==> flow/design.v <==
module PE (
	in_a,
	in_b,
	out_c
);
input	[15:0] in_a;  
input	[15:0] in_b;  
output	[9:0] out_c;
wire    [7:0] psum_l0[3:0];  
wire    [8:0] psum_l1[1:0];
assign psum_l0[0] = in_a[ 3: 0] * in_b[ 3: 0];   
assign psum_l0[1] = in_a[ 7: 4] * in_b[ 7: 4];
assign psum_l0[2] = in_a[11: 8] * in_b[11: 8];
assign psum_l0[3] = in_a[15:12] * in_b[15:12];
assign psum_l1[0] = psum_l0[0] + psum_l0[1];     
assign psum_l1[1] = psum_l0[2] + psum_l0[3];
assign out_c = psum_l1[0] + psum_l1[1];          
endmodule
module Bitblade (
	mode,
	in_a,
	in_b,
    out_c
);
input	mode;
input   [63:0] in_a;
input   [63:0] in_b;
output  [17:0] out_c;
wire    [15:0] pe_in_a[3:0];
wire    [15:0] pe_in_b[3:0];
wire    [ 9:0] pe_out_c[3:0];
wire	[31:0] aw, ax, ay, az;
wire	[31:0] bw, bx, by, bz;
assign aw = {in_a[60+4-1:60], in_a[52+4-1:52], in_a[44+4-1:44], in_a[36+4-1:36]};
assign ax = {in_a[56+4-1:56], in_a[48+4-1:48], in_a[40+4-1:40], in_a[32+4-1:32]};
assign ay = {in_a[28+4-1:28], in_a[20+4-1:20], in_a[12+4-1:12], in_a[ 4+4-1: 4]};
assign az = {in_a[24+4-1:24], in_a[16+4-1:16], in_a[ 8+4-1: 8], in_a[ 0+4-1: 0]};
assign bw = {in_b[60+4-1:60], in_b[52+4-1:52], in_b[44+4-1:44], in_b[36+4-1:36]};
assign bx = {in_b[56+4-1:56], in_b[48+4-1:48], in_b[40+4-1:40], in_b[32+4-1:32]};
assign by = {in_b[28+4-1:28], in_b[20+4-1:20], in_b[12+4-1:12], in_b[ 4+4-1: 4]};
assign bz = {in_b[24+4-1:24], in_b[16+4-1:16], in_b[ 8+4-1: 8], in_b[ 0+4-1: 0]};
assign pe_in_a[0] = (mode) ? aw : ay;
assign pe_in_a[1] = (mode) ? ax : az;
assign pe_in_a[2] = ay;
assign pe_in_a[3] = az;
assign pe_in_b[0] = (mode) ? bw : by;
assign pe_in_b[1] = (mode) ? bx : by;
assign pe_in_b[2] = (mode) ? by : bz;
assign pe_in_b[3] = bz;
PE pe0( .in_a(pe_in_a[0]), .in_b(pe_in_b[0]), .out_c(pe_out_c[0]));
PE pe1( .in_a(pe_in_a[1]), .in_b(pe_in_b[1]), .out_c(pe_out_c[1]));
PE pe2( .in_a(pe_in_a[2]), .in_b(pe_in_b[2]), .out_c(pe_out_c[2]));
PE pe3( .in_a(pe_in_a[3]), .in_b(pe_in_b[3]), .out_c(pe_out_c[3]));
assign out_c = (pe_out_c[0] << (mode ? 0 : 8)) + (pe_out_c[1] << (mode ? 0 : 4)) + (pe_out_c[2] << (mode ? 0 : 4)) + (pe_out_c[3] << (mode ? 0 : 0));
endmodule
module Cfu (
  input               cmd_valid,
  output              cmd_ready,
  input      [9:0]    cmd_payload_function_id,
  input      [31:0]   cmd_payload_inputs_0,
  input      [31:0]   cmd_payload_inputs_1,
  output reg          rsp_valid,
  input               rsp_ready,
  output reg [31:0]   rsp_payload_outputs_0,
  input               reset,
  input               clk
);
wire  [2:0] opcode;
wire  is_setting_mode, is_resetting_acc, is_accumlating, is_loading_upper;
reg         mode;  
reg   [31:0] upper_bitblade_in_a;
reg   [31:0] upper_bitblade_in_b;
wire  [63:0] bitblade_in_a;
wire  [63:0] bitblade_in_b;
wire  [31:0] bitblade_out_c;
assign opcode = cmd_payload_function_id[2:0];
assign is_setting_mode =  (cmd_valid) && (opcode == 0);
assign is_resetting_acc = (cmd_valid) && (opcode == 1);
assign is_loading_upper = (cmd_valid) && (opcode == 2);
assign is_accumlating =   (cmd_valid) && (opcode == 3);
always @(posedge clk) begin
  if (reset)
    mode <= 0;  
  else if (is_setting_mode)
    mode <= cmd_payload_function_id[3];
end
assign cmd_ready = ~rsp_valid;
always @(posedge clk) begin
  if (reset)          rsp_valid <= 1'b0;
  else if (rsp_valid) rsp_valid <= ~rsp_ready;   
  else if (cmd_valid) rsp_valid <= 1'b1;         
end
always @(posedge clk) begin
  if (reset)
    rsp_payload_outputs_0 <= 32'b0;
  else if (is_resetting_acc)
    rsp_payload_outputs_0 <= 32'b0;
  else if (is_accumlating)
    rsp_payload_outputs_0 <= rsp_payload_outputs_0 + bitblade_out_c;
end
always @(posedge clk) begin
  if (reset)                  upper_bitblade_in_a <= 0;
  else if (is_loading_upper)  upper_bitblade_in_a <= cmd_payload_inputs_0;
end
always @(posedge clk) begin
  if (reset)                  upper_bitblade_in_b <= 0;
  else if (is_loading_upper)  upper_bitblade_in_b <= cmd_payload_inputs_1;
end
assign bitblade_in_a = {upper_bitblade_in_a, cmd_payload_inputs_0};
assign bitblade_in_b = {upper_bitblade_in_b, cmd_payload_inputs_1};
Bitblade bitblade(
  .mode(mode),
  .in_a(bitblade_in_a),
  .in_b(bitblade_in_b),
  .out_c(bitblade_out_c)
);
endmodule
; Step by step through the tools: Cfu
; Each step is given for the RTL above and for the edited RTL.
; "orig" refers to lines of the RTL above, "edited" to lines of the edited file.
; "change": "edited" minus "orig" as printed here. "change_rel_pct": 100 x difference / "orig".
; Cell names lack the library's common part.
; A cell with -- has no value.
[design]
top = Cfu
clock_port = clk
cell_library = sky130hd
corner = tt_025C_1v80

; The edit
; Unified diff, file above to edited file.
; This change comes from a script, not from a designer. The edited design behaves differently; no optimisation was intended.
; begin of diff
@@ -97,5 +97,5 @@
     rsp_payload_outputs_0 <= 32'b0;
   else if (is_accumlating)
-    rsp_payload_outputs_0 <= rsp_payload_outputs_0 + bitblade_out_c;
+    rsp_payload_outputs_0 <= rsp_payload_outputs_0 ^ bitblade_out_c;
 end
 always @(posedge clk) begin
; end of diff

; Elaborated design
; Yosys after proc, flatten, opt, wreduce and memory -nomap, before mapping. Enables and synchronous resets that opt folds into registers are not counted as muxes. Memory bits, and registers merged into a memory's read port (data or address), are not among the register bits. Print and check cells are not counted. Equal cells are merged and count once.
[bits]
columns = element, orig, edited, change, change_rel_pct
row1 = reg_bits, 98, 98, 0, 0.00
row2 = inputBits, 78, 78, 0, 0.00
row3 = out_inout_bits, 34, 34, 0, 0.00
row4 = word_cells, 60, 60, 0, 0.00
[classes]
columns = element, orig, edited, change, change_rel_pct
row1 = n_addsub, 16, 15, -1, -6.25
row2 = multipliers, 16, 16, 0, 0.00
row3 = n_eq, 3, 3, 0, 0.00
row4 = n_shift, 3, 3, 0, 0.00
row5 = mux, 9, 9, 0, 0.00
row6 = logic, 2, 3, 1, 50.00
row7 = reduce_logical, 6, 6, 0, 0.00
[op_table]
columns = operator, orig, edited, change, change_rel_pct
row1 = adder 32 x 18 -> 32 bit, 1, 0, -1, -100.00
row2 = XOR 32 x 18 -> 32 bit, 0, 1, 1, --
row3 = multiplier 4 x 4 -> 8 bit, 16, 16, 0, 0.00
row4 = adder 8 x 8 -> 9 bit, 8, 8, 0, 0.00
row5 = 2-to-1 mux 16 bit, 5, 5, 0, 0.00
row6 = adder 9 x 9 -> 10 bit, 4, 4, 0, 0.00
row7 = logical AND 1 bit, 4, 4, 0, 0.00
row8 = << shifter 10 x 32 -> 18 bit, 3, 3, 0, 0.00
row9 = adder 18 bit, 2, 2, 0, 0.00
row10 = == test 3 x 2 -> 1 bit with constant B, 2, 2, 0, 0.00
row11 = 2-to-1 mux 1 bit, 2, 2, 0, 0.00
row12 = NOT 1 bit, 2, 2, 0, 0.00
row13 = adder 18 x 10 -> 18 bit, 1, 1, 0, 0.00
row14 = == test 3 x 1 -> 1 bit with constant B, 1, 1, 0, 0.00
row15 = logical NOT 3 bit, 1, 1, 0, 0.00
row16 = 2-to-1 mux 3 bit, 1, 1, 0, 0.00
row17 = 2-to-1 mux 4 bit, 1, 1, 0, 0.00
row18 = OR reduction 2 bit, 1, 1, 0, 0.00

; Depth
; Yosys ltp: most cells in a row. Word level: on the elaborated netlist, between registers, memories and ports. Mapped: between sequential cells and ports; inverters and the memories' decode and read muxes count.
[depth]
columns = element, orig, edited, change, change_rel_pct
row1 = ltp_word, 9, 9, 0, 0.00
row2 = abc_area, 0, 0, --, --
row3 = mapped_depth, 50, 40, -10, -20.00
row4 = depth_no_buf, 45, 37, -8, -17.78

; Mapped cells and area
; Source: synth_stat.txt of the flow (Yosys; design flattened, memories mapped). It holds for the ABC_AREA given above (unset counts as 0); a run with the other value may have another netlist.
[synth_totals]
columns = element, orig, edited, change, change_rel_pct
row1 = mapped_cells, 1809, 1644, -165, -9.12
row2 = synth_area_um2, 16035.4, 14677.8, -1357.6, -8.47
row3 = seq_area_um2, 1961.9, 1681.6, -280.3, -14.29
row4 = ffs, 98, 84, -14, -14.29
row5 = buffers, 74, 95, 21, 28.38
[types]
columns = cell_type, orig, edited, change, change_rel_pct
row1 = nand2_1, 227, 199, -28, -12.33
row2 = ha_1, 206, 185, -21, -10.19
row3 = a21oi_1, 119, 99, -20, -16.81
row4 = buf_4, 0, 17, 17, --
row5 = dfxtp_1, 98, 84, -14, -14.29
row6 = nor2b_1, 81, 68, -13, -16.05
row7 = inv_1, 305, 293, -12, -3.93
row8 = a21o_1, 21, 10, -11, -52.38
row9 = buf_1, 4, 15, 11, 275.00
row10 = clkbuf_1, 67, 59, -8, -11.94
row11 = or4_1, 9, 1, -8, -88.89
row12 = o21ai_0, 24, 18, -6, -25.00
row13 = nand2b_1, 16, 10, -6, -37.50
row14 = o31ai_1, 7, 1, -6, -85.71
row15 = or3_1, 2, 8, 6, 300.00
row16 = xnor2_1, 23, 18, -5, -21.74
row17 = nand3_1, 15, 10, -5, -33.33
row18 = a31oi_1, 6, 1, -5, -83.33
; The list need not be complete.
; The figures by module come from a second, unflattened synthesis with its own total; it is not the netlist above.
[hier_totals]
columns = element, orig, edited, change, change_rel_pct
row1 = hier_cells, 1926, 1756, -170, -8.83
row2 = area_unflattened_um2, 16049.1, 14795.4, -1253.7, -7.81
; Each row is one instance without its submodules.
[modules_orig]
columns = module, instances, n_cells, area_um2, seq_area_um2
row1 = PE, 4, 249, 2208.4, 0.0
row2 = Cfu, 1, 576, 4554.4, 1961.9
row3 = Bitblade, 1, 354, 2661.3, 0.0
[modules_edited]
columns = module, instances, n_cells, area_um2, seq_area_um2
row1 = PE, 4, 249, 2208.4, 0.0
row2 = Cfu, 1, 399, 3241.9, 1681.6
row3 = Bitblade, 1, 361, 2720.1, 0.0

; Timing after synthesis
; Path of least setup slack by OpenSTA after synthesis, without wires, with an ideal clock, recovery checks aside; 20% of the period is set as input and as output delay. Where synthesis merged equal registers, the netlist keeps one of their names.
[synth_timing]
columns = element, orig, edited, change, change_rel_pct
row1 = path_kind, input to register, input to register, --, --
row2 = start, input cmd_payload_inputs_1[20], input cmd_payload_inputs_1[29], --, --
row3 = end, register rsp_payload_outputs_0[28], register rsp_payload_outputs_0[15], --, --
row4 = clock_period_ns, 13.5, 13.5, 0.0, 0.00
row5 = in_delay_ns, 2.700, 2.700, 0.000, 0.00
row6 = setup_time_ns, 0.070, 0.072, 0.002, --
row7 = t_first_pin_ns, 2.700, 2.700, 0.000, 0.00
row8 = arrival_ns, 13.197, 11.548, -1.649, -12.50
row9 = t_required_ns, 13.430, 13.428, -0.002, -0.01
row10 = setup_slack_ns, 0.232, 1.880, 1.648, --
row11 = delay_ns, 10.567, 8.920, -1.647, -15.59
row12 = path_stages, 37, 31, -6, -16.22
row13 = path_buffers, 2, 1, -1, -50.00
row14 = period_less_setup_slack_ns, 13.268, 11.62, -1.648, -12.42
; "delay_ns" is the arrival time less input delay plus setup time.
; "path_stages": output pins that drive a net of the path, with the launching flip-flop's if there is one; two outputs of one cell count as two.
; "period_less_setup_slack_ns" is the clock period less the worst setup slack; recovery checks do not enter. This is arithmetic on one report: input and output delays are still those of the set period (20% each).
; The rows between start and end are the longest chain of elaborated cells between them; the timing report does not say that the signal goes this way. Where chains are equally long, one stands for them.
; Each line given opens the expression or statement behind the cell; cells for indexed reads and writes are added by Yosys, which also makes memories of some case tables.
; At most two assigning lines are given for a register; there are more.
[synth_between_orig]
path_cell_list = clkbuf_1 mux2i_1 nand2b_1 fa_1 inv_1 fa_1 ha_1 fa_1 fa_1 ha_1 ha_1 fa_1 nand2_1 fa_1 fa_1 fa_1 fa_1 fa_1 inv_1 fa_1 fa_1 a211o_1 a21oi_1 o21ai_0 a21o_1 a31o_2 a21oi_1 xnor2_1 ha_1 nand4_4 nor2_4 nand4_2 nor3_2 nor3_1 buf_6 or4_1 a21oi_1
elab_chain_len = 9
cells_between = 19
lines_between = 8
cone_classes = add/sub: 10; mul: 3; shift: 3; mux: 3
[synth_rtl_orig]
columns = element, line_no
row1 = start: declaration, 61  ; input      [31:0]   cmd_payload_inputs_1,
row2 = 2-to-1 mux 16 bit, 46  ; assign pe_in_b[0] = (mode) ? bw : by;
row3 = multiplier 4 x 4 -> 8 bit, 13  ; assign psum_l0[2] = in_a[11: 8] * in_b[11: 8];
row4 = adder 8 x 8 -> 9 bit, 16  ; assign psum_l1[1] = psum_l0[2] + psum_l0[3];
row5 = adder 9 x 9 -> 10 bit, 17  ; assign out_c = psum_l1[0] + psum_l1[1];
row6 = << shifter 10 x 32 -> 18 bit, 54  ; assign out_c = (pe_out_c[0] << (mode ? 0 : 8)) + (pe_out_c[1] << (mode ? 0 : 4)) + (pe_out_c[2] << (mode ? 0 : ...
row7 = adder 18 bit x2, 54
row8 = adder 18 x 10 -> 18 bit, 54
row9 = adder 32 x 18 -> 32 bit, 99  ; rsp_payload_outputs_0 <= rsp_payload_outputs_0 + bitblade_out_c;
row10 = end: assignment, 97  ; rsp_payload_outputs_0 <= 32'b0;
row11 = end: assignment, 99
row12 = end: declaration, 64  ; output reg [31:0]   rsp_payload_outputs_0,
[synth_between_edited]
path_cell_list = clkbuf_1 mux2i_1 nand2b_1 fa_1 fa_1 inv_1 fa_1 fa_1 fa_1 fa_1 ha_1 a21o_1 a21oi_1 xnor2_1 mux2_2 ha_1 fa_1 inv_1 fa_1 fa_1 fa_1 fa_1 inv_1 ha_1 nand4_1 a21oi_1 o21bai_1 a211o_1 and3b_1 or4_1 a21oi_1
elab_chain_len = 9
cells_between = 19
lines_between = 8
cone_classes = add/sub: 9; mul: 3; shift: 3; mux: 3; logic: 1
[synth_rtl_edited]
columns = element, line_no
row1 = start: declaration, 61  ; input      [31:0]   cmd_payload_inputs_1,
row2 = 2-to-1 mux 16 bit, 46  ; assign pe_in_b[0] = (mode) ? bw : by;
row3 = multiplier 4 x 4 -> 8 bit, 14  ; assign psum_l0[3] = in_a[15:12] * in_b[15:12];
row4 = adder 8 x 8 -> 9 bit, 16  ; assign psum_l1[1] = psum_l0[2] + psum_l0[3];
row5 = adder 9 x 9 -> 10 bit, 17  ; assign out_c = psum_l1[0] + psum_l1[1];
row6 = << shifter 10 x 32 -> 18 bit, 54  ; assign out_c = (pe_out_c[0] << (mode ? 0 : 8)) + (pe_out_c[1] << (mode ? 0 : 4)) + (pe_out_c[2] << (mode ? 0 : ...
row7 = adder 18 bit x2, 54
row8 = adder 18 x 10 -> 18 bit, 54
row9 = XOR 32 x 18 -> 32 bit, 99  ; rsp_payload_outputs_0 <= rsp_payload_outputs_0 ^ bitblade_out_c;
row10 = end: assignment, 97  ; rsp_payload_outputs_0 <= 32'b0;
row11 = end: assignment, 99
row12 = end: declaration, 64  ; output reg [31:0]   rsp_payload_outputs_0,

; Timing after layout
; From the final timing report of each run of set A: the path of least setup slack in the routed layout; clock arrival at registers is part of the times.
[layout_timing]
columns = element, orig, edited, change, change_rel_pct
row1 = path_kind, input to register, input to register, --, --
row2 = start, input cmd_payload_inputs_1[11], input cmd_payload_inputs_1[7], --, --
row3 = end, register rsp_payload_outputs_0[24], register rsp_payload_outputs_0[15], --, --
row4 = clock_period_ns, 13.5, 13.5, 0.0, 0.00
row5 = in_delay_ns, 2.70, 2.70, 0.00, 0.00
row6 = setup_time_ns, 0.14, 0.07, -0.07, --
row7 = t_first_pin_ns, 2.70, 2.70, 0.00, 0.00
row8 = arrival_ns, 13.58, 13.10, -0.48, -3.53
row9 = t_required_ns, 13.75, 13.80, 0.05, 0.36
row10 = setup_slack_ns, 0.18, 0.71, 0.53, --
row11 = path_stages, 39, 31, -8, -20.51
row12 = path_buffers, 3, 1, -2, -66.67
; The rows between start and end are the longest chain of elaborated cells between them; the timing report does not say that the signal goes this way. Where chains are equally long, one stands for them.
; At most two assigning lines are given for a register; there are more.
[layout_between_orig]
path_cell_list = dlygate4sd2_1 mux2i_2 nor2b_1 fa_1 inv_1 fa_1 inv_1 fa_2 fa_2 fa_2 ha_4 fa_2 a21o_1 a21oi_2 xnor2_2 o21ai_2 ha_1 fa_1 (+3 left out) fa_2 fa_1 inv_2 ha_4 or4_4 o211ai_1 a21oi_1 nand3_1 buf_4 a31oi_2 xnor2_2 ha_4 buf_4 a21oi_1 o21ai_4 o311ai_0 xor2_1 nor2_1
elab_chain_len = 8
cells_between = 11
lines_between = 6
cone_classes = add/sub: 7; mul: 2; shift: 1; mux: 1
[layout_rtl_orig]
columns = element, line_no
row1 = start: declaration, 61  ; input      [31:0]   cmd_payload_inputs_1,
row2 = 2-to-1 mux 16 bit, 48  ; assign pe_in_b[2] = (mode) ? by : bz;
row3 = multiplier 4 x 4 -> 8 bit, 12  ; assign psum_l0[1] = in_a[ 7: 4] * in_b[ 7: 4];
row4 = adder 8 x 8 -> 9 bit, 15  ; assign psum_l1[0] = psum_l0[0] + psum_l0[1];
row5 = adder 9 x 9 -> 10 bit, 17  ; assign out_c = psum_l1[0] + psum_l1[1];
row6 = << shifter 10 x 32 -> 18 bit, 54  ; assign out_c = (pe_out_c[0] << (mode ? 0 : 8)) + (pe_out_c[1] << (mode ? 0 : 4)) + (pe_out_c[2] << (mode ? 0 : ...
row7 = adder 18 bit, 54
row8 = adder 18 x 10 -> 18 bit, 54
row9 = adder 32 x 18 -> 32 bit, 99  ; rsp_payload_outputs_0 <= rsp_payload_outputs_0 + bitblade_out_c;
row10 = end: assignment, 97  ; rsp_payload_outputs_0 <= 32'b0;
row11 = end: assignment, 99
row12 = end: declaration, 64  ; output reg [31:0]   rsp_payload_outputs_0,
[layout_between_edited]
path_cell_list = clkdlybuf4s50_1 nor2b_1 a32oi_1 fa_1 fa_1 inv_1 fa_1 fa_1 fa_1 fa_1 ha_1 a21o_1 a21oi_1 xnor2_1 o21ai_0 ha_1 fa_1 inv_1 fa_1 fa_1 fa_1 fa_1 inv_1 ha_1 nand4_1 a21oi_1 o21bai_1 a211o_1 and3b_1 or4_1 a21oi_1
elab_chain_len = 9
cells_between = 19
lines_between = 8
cone_classes = add/sub: 9; mul: 3; shift: 3; mux: 3; logic: 1
[layout_rtl_edited]
columns = element, line_no
row1 = start: declaration, 61  ; input      [31:0]   cmd_payload_inputs_1,
row2 = 2-to-1 mux 16 bit, 46  ; assign pe_in_b[0] = (mode) ? bw : by;
row3 = multiplier 4 x 4 -> 8 bit, 11  ; assign psum_l0[0] = in_a[ 3: 0] * in_b[ 3: 0];
row4 = adder 8 x 8 -> 9 bit, 15  ; assign psum_l1[0] = psum_l0[0] + psum_l0[1];
row5 = adder 9 x 9 -> 10 bit, 17  ; assign out_c = psum_l1[0] + psum_l1[1];
row6 = << shifter 10 x 32 -> 18 bit, 54  ; assign out_c = (pe_out_c[0] << (mode ? 0 : 8)) + (pe_out_c[1] << (mode ? 0 : 4)) + (pe_out_c[2] << (mode ? 0 : ...
row7 = adder 18 bit x2, 54
row8 = adder 18 x 10 -> 18 bit, 54
row9 = XOR 32 x 18 -> 32 bit, 99  ; rsp_payload_outputs_0 <= rsp_payload_outputs_0 ^ bitblade_out_c;
row10 = end: assignment, 97  ; rsp_payload_outputs_0 <= 32'b0;
row11 = end: assignment, 99
row12 = end: declaration, 64  ; output reg [31:0]   rsp_payload_outputs_0,

; Flow runs
; Runs of the flow (Yosys, OpenROAD) on both versions; the two runs of a pair have the same settings. The constraints put input and output delay at 20% of the set period each and load the outputs with 0.01 pF.
[settings_set_A]
period_ns = 13.5
CAP_MARGIN = 20
CORE_MARGIN = 2
CORE_UTILIZATION = 40
SLEW_MARGIN = 20
[measured_set_A]
columns = element, orig, edited, change, change_rel_pct
row1 = synthArea_um2, 16035.4, 14677.8, -1357.6, -8.47
row2 = die_area_um2, 41705.8, 38243.7, -3462.1, -8.30
row3 = final_cell_area_um2, 20294.5, 16457.0, -3837.5, -18.91
row4 = final_util_pct, 51.2, 45.3, -5.9, --
row5 = fin_ws_ns, 0.177, 0.705, 0.528, --
row6 = setup_tns_ns, 0.000, 0.000, 0.000, --
row7 = worst_hold_slack_ns, 0.482, 0.479, -0.003, --
row8 = achieved_clock_period_ns, 13.323, 12.795, -0.528, -3.96
[settings_set_B]
CELL_PAD_IN_SITES_GLOBAL_PLACEMENT = 1
CORE_MARGIN = 3
CORE_UTILIZATION = 43
CTS_CLUSTER_DIAMETER = 228
GPL_TIMING_DRIVEN = 1
MAX_ROUTING_LAYER = met4
PLACE_DENSITY_LB_ADDON = 0.3
SETUP_SLACK_MARGIN = 0.41
SLEW_MARGIN = 0
period_ns = 9.91
CAP_MARGIN = 20
[measured_set_B]
columns = element, orig, edited, change, change_rel_pct
row1 = synthArea_um2, 16035.4, 14677.8, -1357.6, -8.47
row2 = die_area_um2, 39644.8, 36387.5, -3257.3, -8.22
row3 = final_cell_area_um2, 21937.3, 18556.5, -3380.8, -15.41
row4 = final_util_pct, 59.8, 55.2, -4.6, --
row5 = fin_ws_ns, -2.287, -0.944, 1.343, --
row6 = setup_tns_ns, -54.164, -9.687, 44.477, --
row7 = worst_hold_slack_ns, 0.486, 0.487, 0.001, --
row8 = achieved_clock_period_ns, 12.197, 10.854, -1.343, -11.01
; "achieved_clock_period_ns": clock period set for the run, less the worst setup slack. It is reckoned from that one timing run; input and output delays stay at 20% of the period that was set.
